==> flow/design.v <==
module pit_counter(
    input             clk,
    input             rst_n,
    input             clock,
    input             gate,
    output reg        out,
    input       [7:0] data_in,
    input             set_control_mode,
    input             latch_count,
    input             latch_status,
    input             write,
    input             read,
    output      [7:0] data_out
);
reg [2:0] mode;
always @(posedge clk) begin
    if(rst_n == 1'b0)         mode <= 3'd2;
    else if(set_control_mode) mode <= data_in[3:1];
end
reg bcd;
always @(posedge clk) begin
    if(rst_n == 1'b0)         bcd <= 1'd0;
    else if(set_control_mode) bcd <= data_in[0];
end
reg [1:0] rw_mode;
always @(posedge clk) begin
    if(rst_n == 1'b0)         rw_mode <= 2'd1;
    else if(set_control_mode) rw_mode <= data_in[5:4];
end
reg [7:0] counter_l;
always @(posedge clk) begin
    if(rst_n == 1'b0)                               counter_l <= 8'd0;
    else if(set_control_mode)                       counter_l <= 8'd0;
    else if(write && rw_mode == 2'd3 && ~msb_write) counter_l <= data_in;
    else if(write && rw_mode == 2'd1)               counter_l <= data_in;
end
reg [7:0] counter_m;
always @(posedge clk) begin
    if(rst_n == 1'b0)                               counter_m <= 8'd0;
    else if(set_control_mode)                       counter_m <= 8'd0;
    else if(write && rw_mode == 2'd3 && msb_write)  counter_m <= data_in;
    else if(write && rw_mode == 2'd2)               counter_m <= data_in;
end
reg [7:0] output_l;
always @(posedge clk) begin
    if(rst_n == 1'b0)                       output_l <= 8'd0;
    else if(latch_count && ~output_latched) output_l <= counter[7:0];
    else if(~output_latched)                output_l <= counter[7:0];
end
reg [7:0] output_m;
always @(posedge clk) begin
    if(rst_n == 1'b0)                       output_m <= 8'd0;
    else if(latch_count && ~output_latched) output_m <= counter[15:8];
    else if(~output_latched)                output_m <= counter[15:8];
end
reg output_latched;
always @(posedge clk) begin
    if(rst_n == 1'b0)                               output_latched <= 1'b0;
    else if(set_control_mode)                       output_latched <= 1'b0;
    else if(latch_count)                            output_latched <= 1'b1;
    else if(read && (rw_mode != 2'd3 || msb_read))  output_latched <= 1'b0;
end
reg null_counter;
always @(posedge clk) begin
    if(rst_n == 1'b0)                                null_counter <= 1'b0;
    else if(set_control_mode)                        null_counter <= 1'b1;
    else if(write && (rw_mode != 2'd3 || msb_write)) null_counter <= 1'b1;
    else if(load)                                    null_counter <= 1'b0;
end
reg msb_write;
always @(posedge clk) begin
    if(rst_n == 1'b0)                       msb_write <= 1'b0;
    else if(set_control_mode)               msb_write <= 1'b0;
    else if(write_pulse && rw_mode == 2'd3) msb_write <= ~msb_write;
end
reg msb_read;
always @(posedge clk) begin
    if(rst_n == 1'b0)                      msb_read <= 1'b0;
    else if(set_control_mode)              msb_read <= 1'b0;
    else if(read_pulse && rw_mode == 2'd3) msb_read <= ~msb_read;
end
reg [7:0] status;
always @(posedge clk) begin
    if(rst_n == 1'b0)                        status <= 8'd0;
    else if(latch_status && ~status_latched) status <= { out, null_counter, rw_mode, mode, bcd };
end
reg status_latched;
always @(posedge clk) begin
    if(rst_n == 1'b0)           status_latched <= 1'b0;
    else if(set_control_mode)   status_latched <= 1'b0;
    else if(latch_status)       status_latched <= 1'b1;
    else if(read)               status_latched <= 1'b0;
end
assign data_out =
    (status_latched)               ? status   :
    (rw_mode == 2'd3 && ~msb_read) ? output_l :
    (rw_mode == 2'd3 &&  msb_read) ? output_m :
    (rw_mode == 2'd1)              ? output_l :
                                     output_m;
reg two_byte_write;
always @(posedge clk) begin
    if(rst_n == 1'b0)                 two_byte_write <= 1'b0;
    else if(write && rw_mode == 2'd3) two_byte_write <= 1'b1;
    else if(set_control_mode || load) two_byte_write <= 1'b0;
end
reg set_control_mode_last;
always @(posedge clk) set_control_mode_last <= set_control_mode;
reg set_control_mode_pulse;
always @(posedge clk) set_control_mode_pulse <= set_control_mode_last & ~set_control_mode;
reg write_last;
always @(posedge clk) write_last <= write;
reg write_pulse;
always @(posedge clk) write_pulse <= write_last & ~write;
reg read_last;
always @(posedge clk) read_last <= read;
reg read_pulse;
always @(posedge clk) read_pulse <= read_last & ~read;
reg clock_last;
always @(posedge clk) clock_last <= clock;
reg clock_pulse;
always @(posedge clk) clock_pulse <= clock_last & ~clock;
reg gate_last;
always @(posedge clk) gate_last <= gate;
reg gate_sampled;
always @(posedge clk) begin
    if(rst_n == 1'b0)             gate_sampled <= 1'b0;
    else if(~clock_last && clock) gate_sampled <= gate;
end
reg trigger;
always @(posedge clk) begin
    if(rst_n == 1'b0)             trigger <= 1'b0;
    else if(~gate_last && gate)   trigger <= 1'b1;
    else if(~clock_last && clock) trigger <= 1'b0;
end
reg trigger_sampled;
always @(posedge clk) begin
    if(rst_n == 1'b0)            trigger_sampled <= 1'b0;
    else if(~clock_last & clock) trigger_sampled <= trigger;
end
always @(posedge clk) begin
    if(rst_n == 1'b0)                                                 out <= 1'b1;
    else if(set_control_mode_pulse && mode      == 3'd0)              out <= 1'b0;
    else if(set_control_mode_pulse && mode      == 3'd1)              out <= 1'b1;
    else if(set_control_mode_pulse && mode[1:0] == 2'd2)              out <= 1'b1;
    else if(set_control_mode_pulse && mode[1:0] == 2'd3)              out <= 1'b1;
    else if(set_control_mode_pulse && mode      == 3'd4)              out <= 1'b1;
    else if(set_control_mode_pulse && mode      == 3'd5)              out <= 1'b1;
    else if(mode      == 3'd0 && (load || two_byte_write))            out <= 1'b0;
    else if(mode      == 3'd0 && counter == 16'd1 && enable)          out <= 1'b1;
    else if(mode      == 3'd1 && load)                                out <= 1'b0;
    else if(mode      == 3'd1 && counter == 16'd1 && enable)          out <= 1'b1;
    else if(mode[1:0] == 2'd2 && ~gate)                               out <= 1'b1;
    else if(mode[1:0] == 2'd2 && load)                                out <= 1'b1;
    else if(mode[1:0] == 2'd2 && counter == 16'd2 && enable)          out <= 1'b0;
    else if(mode[1:0] == 2'd3 && ~gate)                               out <= 1'b1;
    else if(mode[1:0] == 2'd3 && load && loaded && ~trigger_sampled)  out <= ~out;
    else if(mode      == 3'd4 && counter == 16'd1 && enable)          out <= 1'b0;
    else if(mode      == 3'd4 && counter == 16'd0 && enable)          out <= 1'b1;
    else if(mode      == 3'd5 && counter == 16'd1 && enable)          out <= 1'b0;
    else if(mode      == 3'd5 && counter == 16'd0 && enable)          out <= 1'b1;
end
reg written;
always @(posedge clk) begin
    if(rst_n == 1'b0)                                    written <= 1'b0;
    else if(set_control_mode)                            written <= 1'b0;
    else if(write_pulse && rw_mode != 2'd3)              written <= 1'b1;
    else if(write_pulse && rw_mode == 2'd3 && msb_write) written <= 1'b1;
    else if(load)                                        written <= 1'b0;
end
reg control_set;
always @(posedge clk) begin
    if(rst_n == 1'b0)         control_set <= 1'b0;
    else if(set_control_mode) control_set <= 1'b1;
    else if(load)             control_set <= 1'b0;
end
reg loaded;
always @(posedge clk) begin
    if(rst_n == 1'b0)         loaded <= 1'b0;
    else if(set_control_mode) loaded <= 1'b0;
    else if(load)             loaded <= 1'b1;
end
wire load = 
    (mode      == 3'd0 &&   written) ||                  
    clock_pulse && (
    (mode      == 3'd1 &&   trigger_sampled) ||
    (mode[1:0] == 2'd2 && ((written && control_set) || trigger_sampled || (loaded && gate_sampled && counter == 16'd1))) ||
    (mode[1:0] == 2'd3 && ((written && control_set) || trigger_sampled || (loaded && gate_sampled && counter == ((counter_l[0] & out) ? 16'd0 : 16'd2)))) ||
    (mode      == 3'd4 &&   written) ||
    (mode      == 3'd5 && ((written && control_set) || loaded) && trigger_sampled)
);
wire enable = ~load && loaded && clock_pulse && (
    (mode      == 3'd0 && gate_sampled && ~two_byte_write) ||
    (mode      == 3'd1) ||
    (mode[1:0] == 2'd2 && gate_sampled) ||
    (mode[1:0] == 2'd3 && gate_sampled) ||
    (mode      == 3'd4 && gate_sampled) ||
    (mode      == 3'd5)
);
wire [15:0] counter_minus_1 =
    (bcd && !counter[15:0]) ? 16'h9999 :
    (bcd && !counter[11:0]) ? { counter[15:12] - 1'd1, 12'h999 } :
    (bcd && !counter[7:0])  ? { counter[15:8]  - 1'd1,   8'h99 } :
    (bcd && !counter[3:0])  ? { counter[15:4]  - 1'd1,    4'h9 } :
                                counter - 1'd1;
reg [15:0] counter;
always @(posedge clk) begin
    if(rst_n == 1'b0) counter <= 16'd0;
    else if(load)     counter <= {counter_m, counter_l[7:1], counter_l[0] & (mode[1:0] != 2'd3)};
    else if(enable)   counter <= counter_minus_1 - (mode[1:0] == 2'd3);
end
endmodule
module pit(
	input               clk,
	input               rst_n,
	output              irq,
	input       [2:0]   io_address,
	input               io_read,
	output reg  [7:0]   io_readdata,
	input               io_write,
	input       [7:0]   io_writedata,
	output              speaker_out,
	input      [27:0]   clock_rate
);
reg [27:0] clk_rate;
always @(posedge clk) clk_rate <= clock_rate;
reg ce_system_counter;
reg [27:0] sum;
always @(posedge clk) begin : system_counter
	reg [27:0] sum_next;
	sum_next = sum + 28'd2386362;  
	ce_system_counter <= 1'b0;
	if(rst_n == 1'b0) sum <= 28'd0;
	else if(sum_next >= clk_rate) begin
		sum <= sum_next - clk_rate;
		ce_system_counter <= 1'b1;
	end
	else sum <= sum_next;
end
reg system_clock;
always @(posedge clk) begin
    if(rst_n == 1'b0)           system_clock <= 1'b0;
    else if(ce_system_counter)  system_clock <= ~system_clock;
end
always @(posedge clk) if(io_read) io_readdata <=
    (io_read && io_address == 0) ? counter_0_readdata :
    (io_read && io_address == 1) ? counter_1_readdata :
    (io_read && io_address == 2) ? counter_2_readdata :
    (io_read && io_address[2])   ? { 2'b0, spk_out, counter_1_toggle, 2'b0, speaker_enable, speaker_gate } :
                                     8'd0;  
reg [5:0] counter_1_cnt;
always @(posedge clk) begin
    if(rst_n == 1'b0)                                       counter_1_cnt <= 6'd0;
    else if(ce_system_counter && counter_1_cnt == 6'd35)    counter_1_cnt <= 6'd0;
    else if(ce_system_counter)                              counter_1_cnt <= counter_1_cnt + 6'd1;
end
reg counter_1_toggle;
always @(posedge clk) begin
    if(rst_n == 1'b0)                                       counter_1_toggle <= 1'b0;
    else if(ce_system_counter && counter_1_cnt == 6'd35)    counter_1_toggle <= ~(counter_1_toggle);
end
reg speaker_gate;
always @(posedge clk) begin
    if(rst_n == 1'b0)                  speaker_gate <= 1'b0;
    else if(io_write && io_address[2]) speaker_gate <= io_writedata[0];
end
reg speaker_enable;
always @(posedge clk) begin
    if(rst_n == 1'b0)                  speaker_enable <= 1'b0;
    else if(io_write && io_address[2]) speaker_enable <= io_writedata[1];
end
assign speaker_out = spk_out & speaker_enable;
wire [7:0] counter_0_readdata;
wire [7:0] counter_1_readdata;
wire [7:0] counter_2_readdata;
pit_counter pit_counter_0(
    .clk                (clk),
    .rst_n              (rst_n),
    .clock              (system_clock),      
    .gate               (1'b1),              
    .out                (irq),               
    .data_in            (io_writedata),                                                                                                                                       
    .set_control_mode   (io_write && io_address == 3 && io_writedata[7:6] == 2'b00 && io_writedata[5:4] != 2'b00),                                                            
    .latch_count        (io_write && io_address == 3 && ((io_writedata[7:6] == 2'b00 && io_writedata[5:4] == 2'b00) || (io_writedata[7:5] == 3'b110 && io_writedata[1]))),    
    .latch_status       (io_write && io_address == 3 && io_writedata[7:6] == 2'b11 && io_writedata[4] == 1'b0 && io_writedata[1]),                                            
    .write              (io_write && io_address == 0),                                                                                                                        
    .read               (io_read  && io_address == 0),                                                                                                                        
    .data_out           (counter_0_readdata)     
);
pit_counter pit_counter_1(
    .clk                (clk),
    .rst_n              (rst_n),
    .clock              (system_clock),      
    .gate               (1'b1),              
    /*verilator lint_off PINNOCONNECT*/
    .out                (),                  
    /*verilator lint_on PINNOCONNECT*/
    .data_in            (io_writedata),                                                                                                                                       
    .set_control_mode   (io_write && io_address == 3 && io_writedata[7:6] == 2'b01 && io_writedata[5:4] != 2'b00),                                                            
    .latch_count        (io_write && io_address == 3 && ((io_writedata[7:6] == 2'b01 && io_writedata[5:4] == 2'b00) || (io_writedata[7:5] == 3'b110 && io_writedata[2]))),    
    .latch_status       (io_write && io_address == 3 && io_writedata[7:6] == 2'b11 && io_writedata[4] == 1'b0 && io_writedata[2]),                                            
    .write              (io_write && io_address == 1),                                                                                                                        
    .read               (io_read  && io_address == 1),                                                                                                                        
    .data_out           (counter_1_readdata)     
);
wire spk_out;
pit_counter pit_counter_2(
    .clk                (clk),
    .rst_n              (rst_n),
    .clock              (system_clock),      
    .gate               (speaker_gate),      
    .out                (spk_out),           
    .data_in            (io_writedata),                                                                                                                                       
    .set_control_mode   (io_write && io_address == 3 && io_writedata[7:6] == 2'b10 && io_writedata[5:4] != 2'b00),                                                            
    .latch_count        (io_write && io_address == 3 && ((io_writedata[7:6] == 2'b10 && io_writedata[5:4] == 2'b00) || (io_writedata[7:5] == 3'b110 && io_writedata[3]))),    
    .latch_status       (io_write && io_address == 3 && io_writedata[7:6] == 2'b11 && io_writedata[4] == 1'b0 && io_writedata[3]),                                            
    .write              (io_write && io_address == 2),                                                                                                                        
    .read               (io_read  && io_address == 2),                                                                                                                        
    .data_out           (counter_2_readdata)     
);
endmodule
# From RTL to reports: pit
# Tool output for the design above before and after an edit, in the order of the flow.
# Lines under "before" count in the file above, lines under "after" in the edited file.
# "change" is "after" less "before", of the values as shown; "rel_change_pct" is that difference over "before", in percent.
# Not given: --
# inputs
top,pit
clock,clk
cell_library,sky130hd
pvt_corner,tt_025C_1v80

# The edit
# The edit as a unified diff against the file above.
# The edit is scripted: it alters the design's behaviour and was not made to optimise anything.
# begin of diff
@@ -200,5 +200,5 @@
     (bcd && !counter[15:0]) ? 16'h9999 :
     (bcd && !counter[11:0]) ? { counter[15:12] - 1'd1, 12'h999 } :
-    (bcd && !counter[7:0])  ? { counter[15:8]  - 1'd1,   8'h99 } :
+    (bcd && !counter[7:0])  ? { counter[15:8]  + 1'd1,   8'h99 } :
     (bcd && !counter[3:0])  ? { counter[15:4]  - 1'd1,    4'h9 } :
                                 counter - 1'd1;
# end of diff

# Word-level counts
# Yosys after proc, flatten, opt, wreduce and memory -nomap, before mapping. Memory bits, and registers merged into a memory's read port (data or address), are not among the register bits. Print and check cells are not counted.
# bits
item,before,after,change,rel_change_pct
ff_bits,318,318,0,0.00
word_cells,716,716,0,0.00
# op_classes
item,before,after,change,rel_change_pct
add_sub_neg,18,18,0,0.00
compare,1,1,0,0.00
equal,53,53,0,0.00
muxes,154,154,0,0.00
bitwise,57,57,0,0.00
reduce_and_logical,340,340,0,0.00
# ops
operator,before,after,change,rel_change_pct
8-bit by 1-bit subtractor with 8-bit output (second input constant),3,0,-3,-100.00
8-bit by 1-bit adder with 8-bit output (second input constant),0,3,3,--
# Operator kinds equal on both sides are left out: 39.

# Depth
# Depth = most cells in a row (Yosys ltp): at word level without a register or memory, in the mapped netlist without a sequential cell, where the memories' decode and read muxes count.
# logic_depth
item,before,after,change,rel_change_pct
depth_word,35,35,0,0.00
ABC_AREA,0,0,--,--
mapped_depth,18,18,0,0.00
depth_no_buf,16,17,1,6.25

# Synthesis result
# The flow's flattened synthesis, as Yosys stat reports it; memories are mapped. The netlist is that of the ABC_AREA named above (0 if unset); the other value can give another one.
# mapped
item,before,after,change,rel_change_pct
mapped_cells,2162,2180,18,0.83
mapped_area_um2,17441.7,17738.3,296.6,1.70
ff_cells,316,316,0,0.00
buffers,123,134,11,8.94
# by_type
cell_type,before,after,change,rel_change_pct
sky130_fd_sc_hd__mux2i_1,144,168,24,16.67
sky130_fd_sc_hd__o21ai_0,125,102,-23,-18.40
sky130_fd_sc_hd__nor2_1,261,276,15,5.75
sky130_fd_sc_hd__a21oi_1,157,144,-13,-8.28
sky130_fd_sc_hd__a211oi_1,15,27,12,80.00
sky130_fd_sc_hd__nand3_1,71,82,11,15.49
sky130_fd_sc_hd__xor2_1,39,50,11,28.21
sky130_fd_sc_hd__ha_1,58,66,8,13.79
sky130_fd_sc_hd__nor3_1,51,43,-8,-15.69
sky130_fd_sc_hd__nand2b_1,26,18,-8,-30.77
sky130_fd_sc_hd__or3_1,12,20,8,66.67
sky130_fd_sc_hd__clkbuf_1,108,115,7,6.48
sky130_fd_sc_hd__nand4_1,26,20,-6,-23.08
sky130_fd_sc_hd__o22ai_1,7,1,-6,-85.71
sky130_fd_sc_hd__inv_1,83,78,-5,-6.02
sky130_fd_sc_hd__a21boi_0,12,7,-5,-41.67
sky130_fd_sc_hd__o21ai_1,9,4,-5,-55.56
sky130_fd_sc_hd__o2bb2ai_1,1,6,5,500.00
# Cell types equal on both sides are left out: 16.
# The list need not be complete.
# By module: a second synthesis without flattening, with its own total; a netlist apart from the flattened one above.
# unflattened
item,before,after,change,rel_change_pct
hier_cells,2291,2297,6,0.26
hier_area_um2,19214.7,19169.6,-45.1,-0.23
# Each row is one instance without its submodules.
# modules_before
module,n_inst,n_cells,area_um2,seq_area_um2
pit_counter,3,579,4863.4,1681.6
pit,1,554,4624.4,1581.5
# modules_after
module,n_inst,n_cells,area_um2,seq_area_um2
pit_counter,3,581,4848.4,1681.6
pit,1,554,4624.4,1581.5

# Path before layout
# Source: OpenSTA report_checks on the synthesized netlist (no wires, ideal clock, input and output delay 20% of the period each), path of least setup slack; recovery checks are left aside. Register names are those of the netlist, which keeps one name where synthesis merged equal registers.
# synth_timing
item,before,after,change,rel_change_pct
path_type,register to register,register to register,--,--
startpoint,register sum[1],register sum[1],--,--
endpoint,register sum[26],register sum[10],--,--
clock_period_ns,10.0,10.0,0.0,0.00
arrival_ns,3.764,4.151,0.387,10.28
required_ns,9.884,9.872,-0.012,-0.12
path_slack_ns,6.120,5.722,-0.398,--
path_delay_ns,3.880,4.279,0.399,10.28
driving_pins,17,18,1,5.88
path_buffers,1,2,1,100.00
period_less_setup_slack_ns,3.88,4.278,0.398,10.26
# "path_delay_ns" = arrival - input delay + setup time.
# "driving_pins" counts driving pins, that of a launching flip-flop among them; a cell with two outputs on the path counts twice.
# "period_less_setup_slack_ns" = period - worst setup slack (recovery checks aside). The figure is calculated, with input and output delays left at 20% of the set period.
# Between the ends stands the longest chain of elaborated cells between them, by number of cells; it is not shown to be the way that was timed. Of several equally long chains one is given.
# A line is the first line of the expression or statement that the cell stems from. Yosys adds cells for indexed reads and writes and turns some case tables into memories.
# A register here has more assigning lines than the two given.
# synth_between_before
path_cell_list,sky130_fd_sc_hd__dfxtp_1 -> sky130_fd_sc_hd__ha_1 -> sky130_fd_sc_hd__o41ai_1 -> sky130_fd_sc_hd__a21oi_1 -> sky130_fd_sc_hd__o221a_2 -> sky130_fd_sc_hd__or2_1 -> sky130_fd_sc_hd__nand4_1 -> sky130_fd_sc_hd__xnor2_1 -> sky130_fd_sc_hd__ha_1 -> sky130_fd_sc_hd__a21o_1 -> sky130_fd_sc_hd__a21o_1 -> sky130_fd_sc_hd__a21oi_1 -> sky130_fd_sc_hd__o21ai_0 -> sky130_fd_sc_hd__a21oi_1 -> sky130_fd_sc_hd__inv_1 -> sky130_fd_sc_hd__clkbuf_1 -> sky130_fd_sc_hd__o211a_1
elab_chain_cells,3
# synth_lines_before
item,line_no,source
from (decl),227,reg [27:0] sum;
from (assign),234,sum <= sum_next - clk_rate;
from (assign),237,else sum <= sum_next;
28-bit by 22-bit adder with 28-bit output,230,sum_next = sum + 28'd2386362;
28-bit subtractor,234,
28-bit 2-to-1 mux,233,else if(sum_next >= clk_rate) begin
to (assign),234,
to (assign),237,
to (decl),227,
# synth_between_after
path_cell_list,sky130_fd_sc_hd__dfxtp_1 -> sky130_fd_sc_hd__a2111oi_0 -> sky130_fd_sc_hd__o21ai_0 -> sky130_fd_sc_hd__a31o_2 -> sky130_fd_sc_hd__and2_1 -> sky130_fd_sc_hd__o21ai_0 -> sky130_fd_sc_hd__xnor2_1 -> sky130_fd_sc_hd__ha_1 -> sky130_fd_sc_hd__clkbuf_1 -> sky130_fd_sc_hd__nand4_1 -> sky130_fd_sc_hd__nor3_1 -> sky130_fd_sc_hd__nand3_1 -> sky130_fd_sc_hd__o211ai_1 -> sky130_fd_sc_hd__o211ai_1 -> sky130_fd_sc_hd__a31oi_1 -> sky130_fd_sc_hd__clkbuf_1 -> sky130_fd_sc_hd__mux2i_1 -> sky130_fd_sc_hd__nor2_1
elab_chain_cells,3
# synth_lines_after
item,line_no,source
from (decl),227,reg [27:0] sum;
from (assign),234,sum <= sum_next - clk_rate;
from (assign),237,else sum <= sum_next;
28-bit by 22-bit adder with 28-bit output,230,sum_next = sum + 28'd2386362;
28-bit subtractor,234,
28-bit 2-to-1 mux,233,else if(sum_next >= clk_rate) begin
to (assign),234,
to (assign),237,
to (decl),227,

# Timing after layout
# From the final timing report of each run of set A: the path of least setup slack in the routed layout; clock arrival at registers is part of the times.
# layout_timing
item,before,after,change,rel_change_pct
path_type,register to register,register to register,--,--
startpoint,register sum[1],register sum[1],--,--
endpoint,register sum[22],register sum[17],--,--
clock_period_ns,10.0,10.0,0.0,0.00
arrival_ns,5.79,5.75,-0.04,-0.69
required_ns,10.47,10.39,-0.08,-0.76
path_slack_ns,4.68,4.64,-0.04,--
driving_pins,18,18,0,0.00
path_buffers,1,1,0,0.00
# Between the ends stands the longest chain of elaborated cells between them, by number of cells; it is not shown to be the way that was timed. Of several equally long chains one is given.
# A register here has more assigning lines than the two given.
# layout_between_before
path_cell_list,sky130_fd_sc_hd__dfxtp_1 -> sky130_fd_sc_hd__a2111oi_1 -> sky130_fd_sc_hd__o21ai_0 -> sky130_fd_sc_hd__a31o_2 -> sky130_fd_sc_hd__a21o_1 -> sky130_fd_sc_hd__a21oi_1 -> sky130_fd_sc_hd__nor2_1 -> sky130_fd_sc_hd__xor2_1 -> sky130_fd_sc_hd__ha_1 -> sky130_fd_sc_hd__nand2_1 -> sky130_fd_sc_hd__nor4_1 -> sky130_fd_sc_hd__a21oi_1 -> sky130_fd_sc_hd__nand3b_1 -> sky130_fd_sc_hd__a21oi_2 -> sky130_fd_sc_hd__buf_4 -> sky130_fd_sc_hd__inv_1 -> sky130_fd_sc_hd__nor2_1 -> sky130_fd_sc_hd__a22o_1
elab_chain_cells,3
# layout_lines_before
item,line_no,source
from (decl),227,reg [27:0] sum;
from (assign),234,sum <= sum_next - clk_rate;
from (assign),237,else sum <= sum_next;
28-bit by 22-bit adder with 28-bit output,230,sum_next = sum + 28'd2386362;
28-bit subtractor,234,
28-bit 2-to-1 mux,233,else if(sum_next >= clk_rate) begin
to (assign),234,
to (assign),237,
to (decl),227,
# layout_between_after
path_cell_list,sky130_fd_sc_hd__dfxtp_1 -> sky130_fd_sc_hd__a2111oi_0 -> sky130_fd_sc_hd__o21ai_0 -> sky130_fd_sc_hd__a31o_2 -> sky130_fd_sc_hd__a21oi_1 -> sky130_fd_sc_hd__o21bai_1 -> sky130_fd_sc_hd__a31oi_1 -> sky130_fd_sc_hd__or3_1 -> sky130_fd_sc_hd__nand2_1 -> sky130_fd_sc_hd__ha_1 -> sky130_fd_sc_hd__nand2_1 -> sky130_fd_sc_hd__nor4_1 -> sky130_fd_sc_hd__and2_1 -> sky130_fd_sc_hd__o211ai_1 -> sky130_fd_sc_hd__a31oi_2 -> sky130_fd_sc_hd__buf_4 -> sky130_fd_sc_hd__mux2i_1 -> sky130_fd_sc_hd__nor2_1
elab_chain_cells,3
# layout_lines_after
item,line_no,source
from (decl),227,reg [27:0] sum;
from (assign),234,sum <= sum_next - clk_rate;
from (assign),237,else sum <= sum_next;
28-bit by 22-bit adder with 28-bit output,230,sum_next = sum + 28'd2386362;
28-bit subtractor,234,
28-bit 2-to-1 mux,233,else if(sum_next >= clk_rate) begin
to (assign),234,
to (assign),237,
to (decl),227,

# Flow runs
# Runs of the flow (Yosys, OpenROAD) on both versions; the two runs of a pair have the same settings. The constraints put input and output delay at 20% of the set period each and load the outputs with 0.01 pF.
# flow_settings_set_A
CORE_UTILIZATION,40
period_ns,10.0
CAP_MARGIN,20
CORE_MARGIN,2
SLEW_MARGIN,20
# measured_set_A
item,before,after,change,rel_change_pct
post_synth_area_um2,17441.7,17738.3,296.6,1.70
design_die_area_um2,45290.2,46046.7,756.5,1.67
finish.stdcell_area_um2,19551.3,19755.2,203.9,1.04
utilization_pct,45.4,44.9,-0.5,--
setup_ws_ns,4.683,4.636,-0.047,--
tns_setup_ns,0.000,0.000,0.000,--
hold_ws_ns,0.421,0.409,-0.012,--
power_total_uw,3697,3622,-75,-2.03
achieved_period_ns,5.317,5.364,0.047,0.88
# flow_settings_set_B
CELL_PAD_IN_SITES_GLOBAL_PLACEMENT,1
CORE_MARGIN,8
CORE_UTILIZATION,46
CTS_CLUSTER_SIZE,78
GPL_TIMING_DRIVEN,0
HOLD_SLACK_MARGIN,0.14
MAX_ROUTING_LAYER,met5
PLACE_DENSITY_LB_ADDON,0.25
SETUP_SLACK_MARGIN,-0.18
period_ns,5.08
CAP_MARGIN,20
SLEW_MARGIN,20
# measured_set_B
item,before,after,change,rel_change_pct
post_synth_area_um2,17441.7,17738.3,296.6,1.70
design_die_area_um2,44402.9,45101.0,698.1,1.57
finish.stdcell_area_um2,19777.7,20119.3,341.6,1.73
utilization_pct,52.8,52.4,-0.4,--
setup_ws_ns,0.289,0.171,-0.118,--
tns_setup_ns,0.000,0.000,0.000,--
hold_ws_ns,0.432,0.424,-0.008,--
power_total_uw,7376,7300,-76,-1.03
achieved_period_ns,4.791,4.909,0.118,2.46
# "achieved_period_ns": clock period set for the run, less the worst setup slack. It is reckoned from that one timing run; input and output delays stay at 20% of the period that was set.
# "power_total_uw": no workload was simulated; the value follows from the tool's default switching activity.
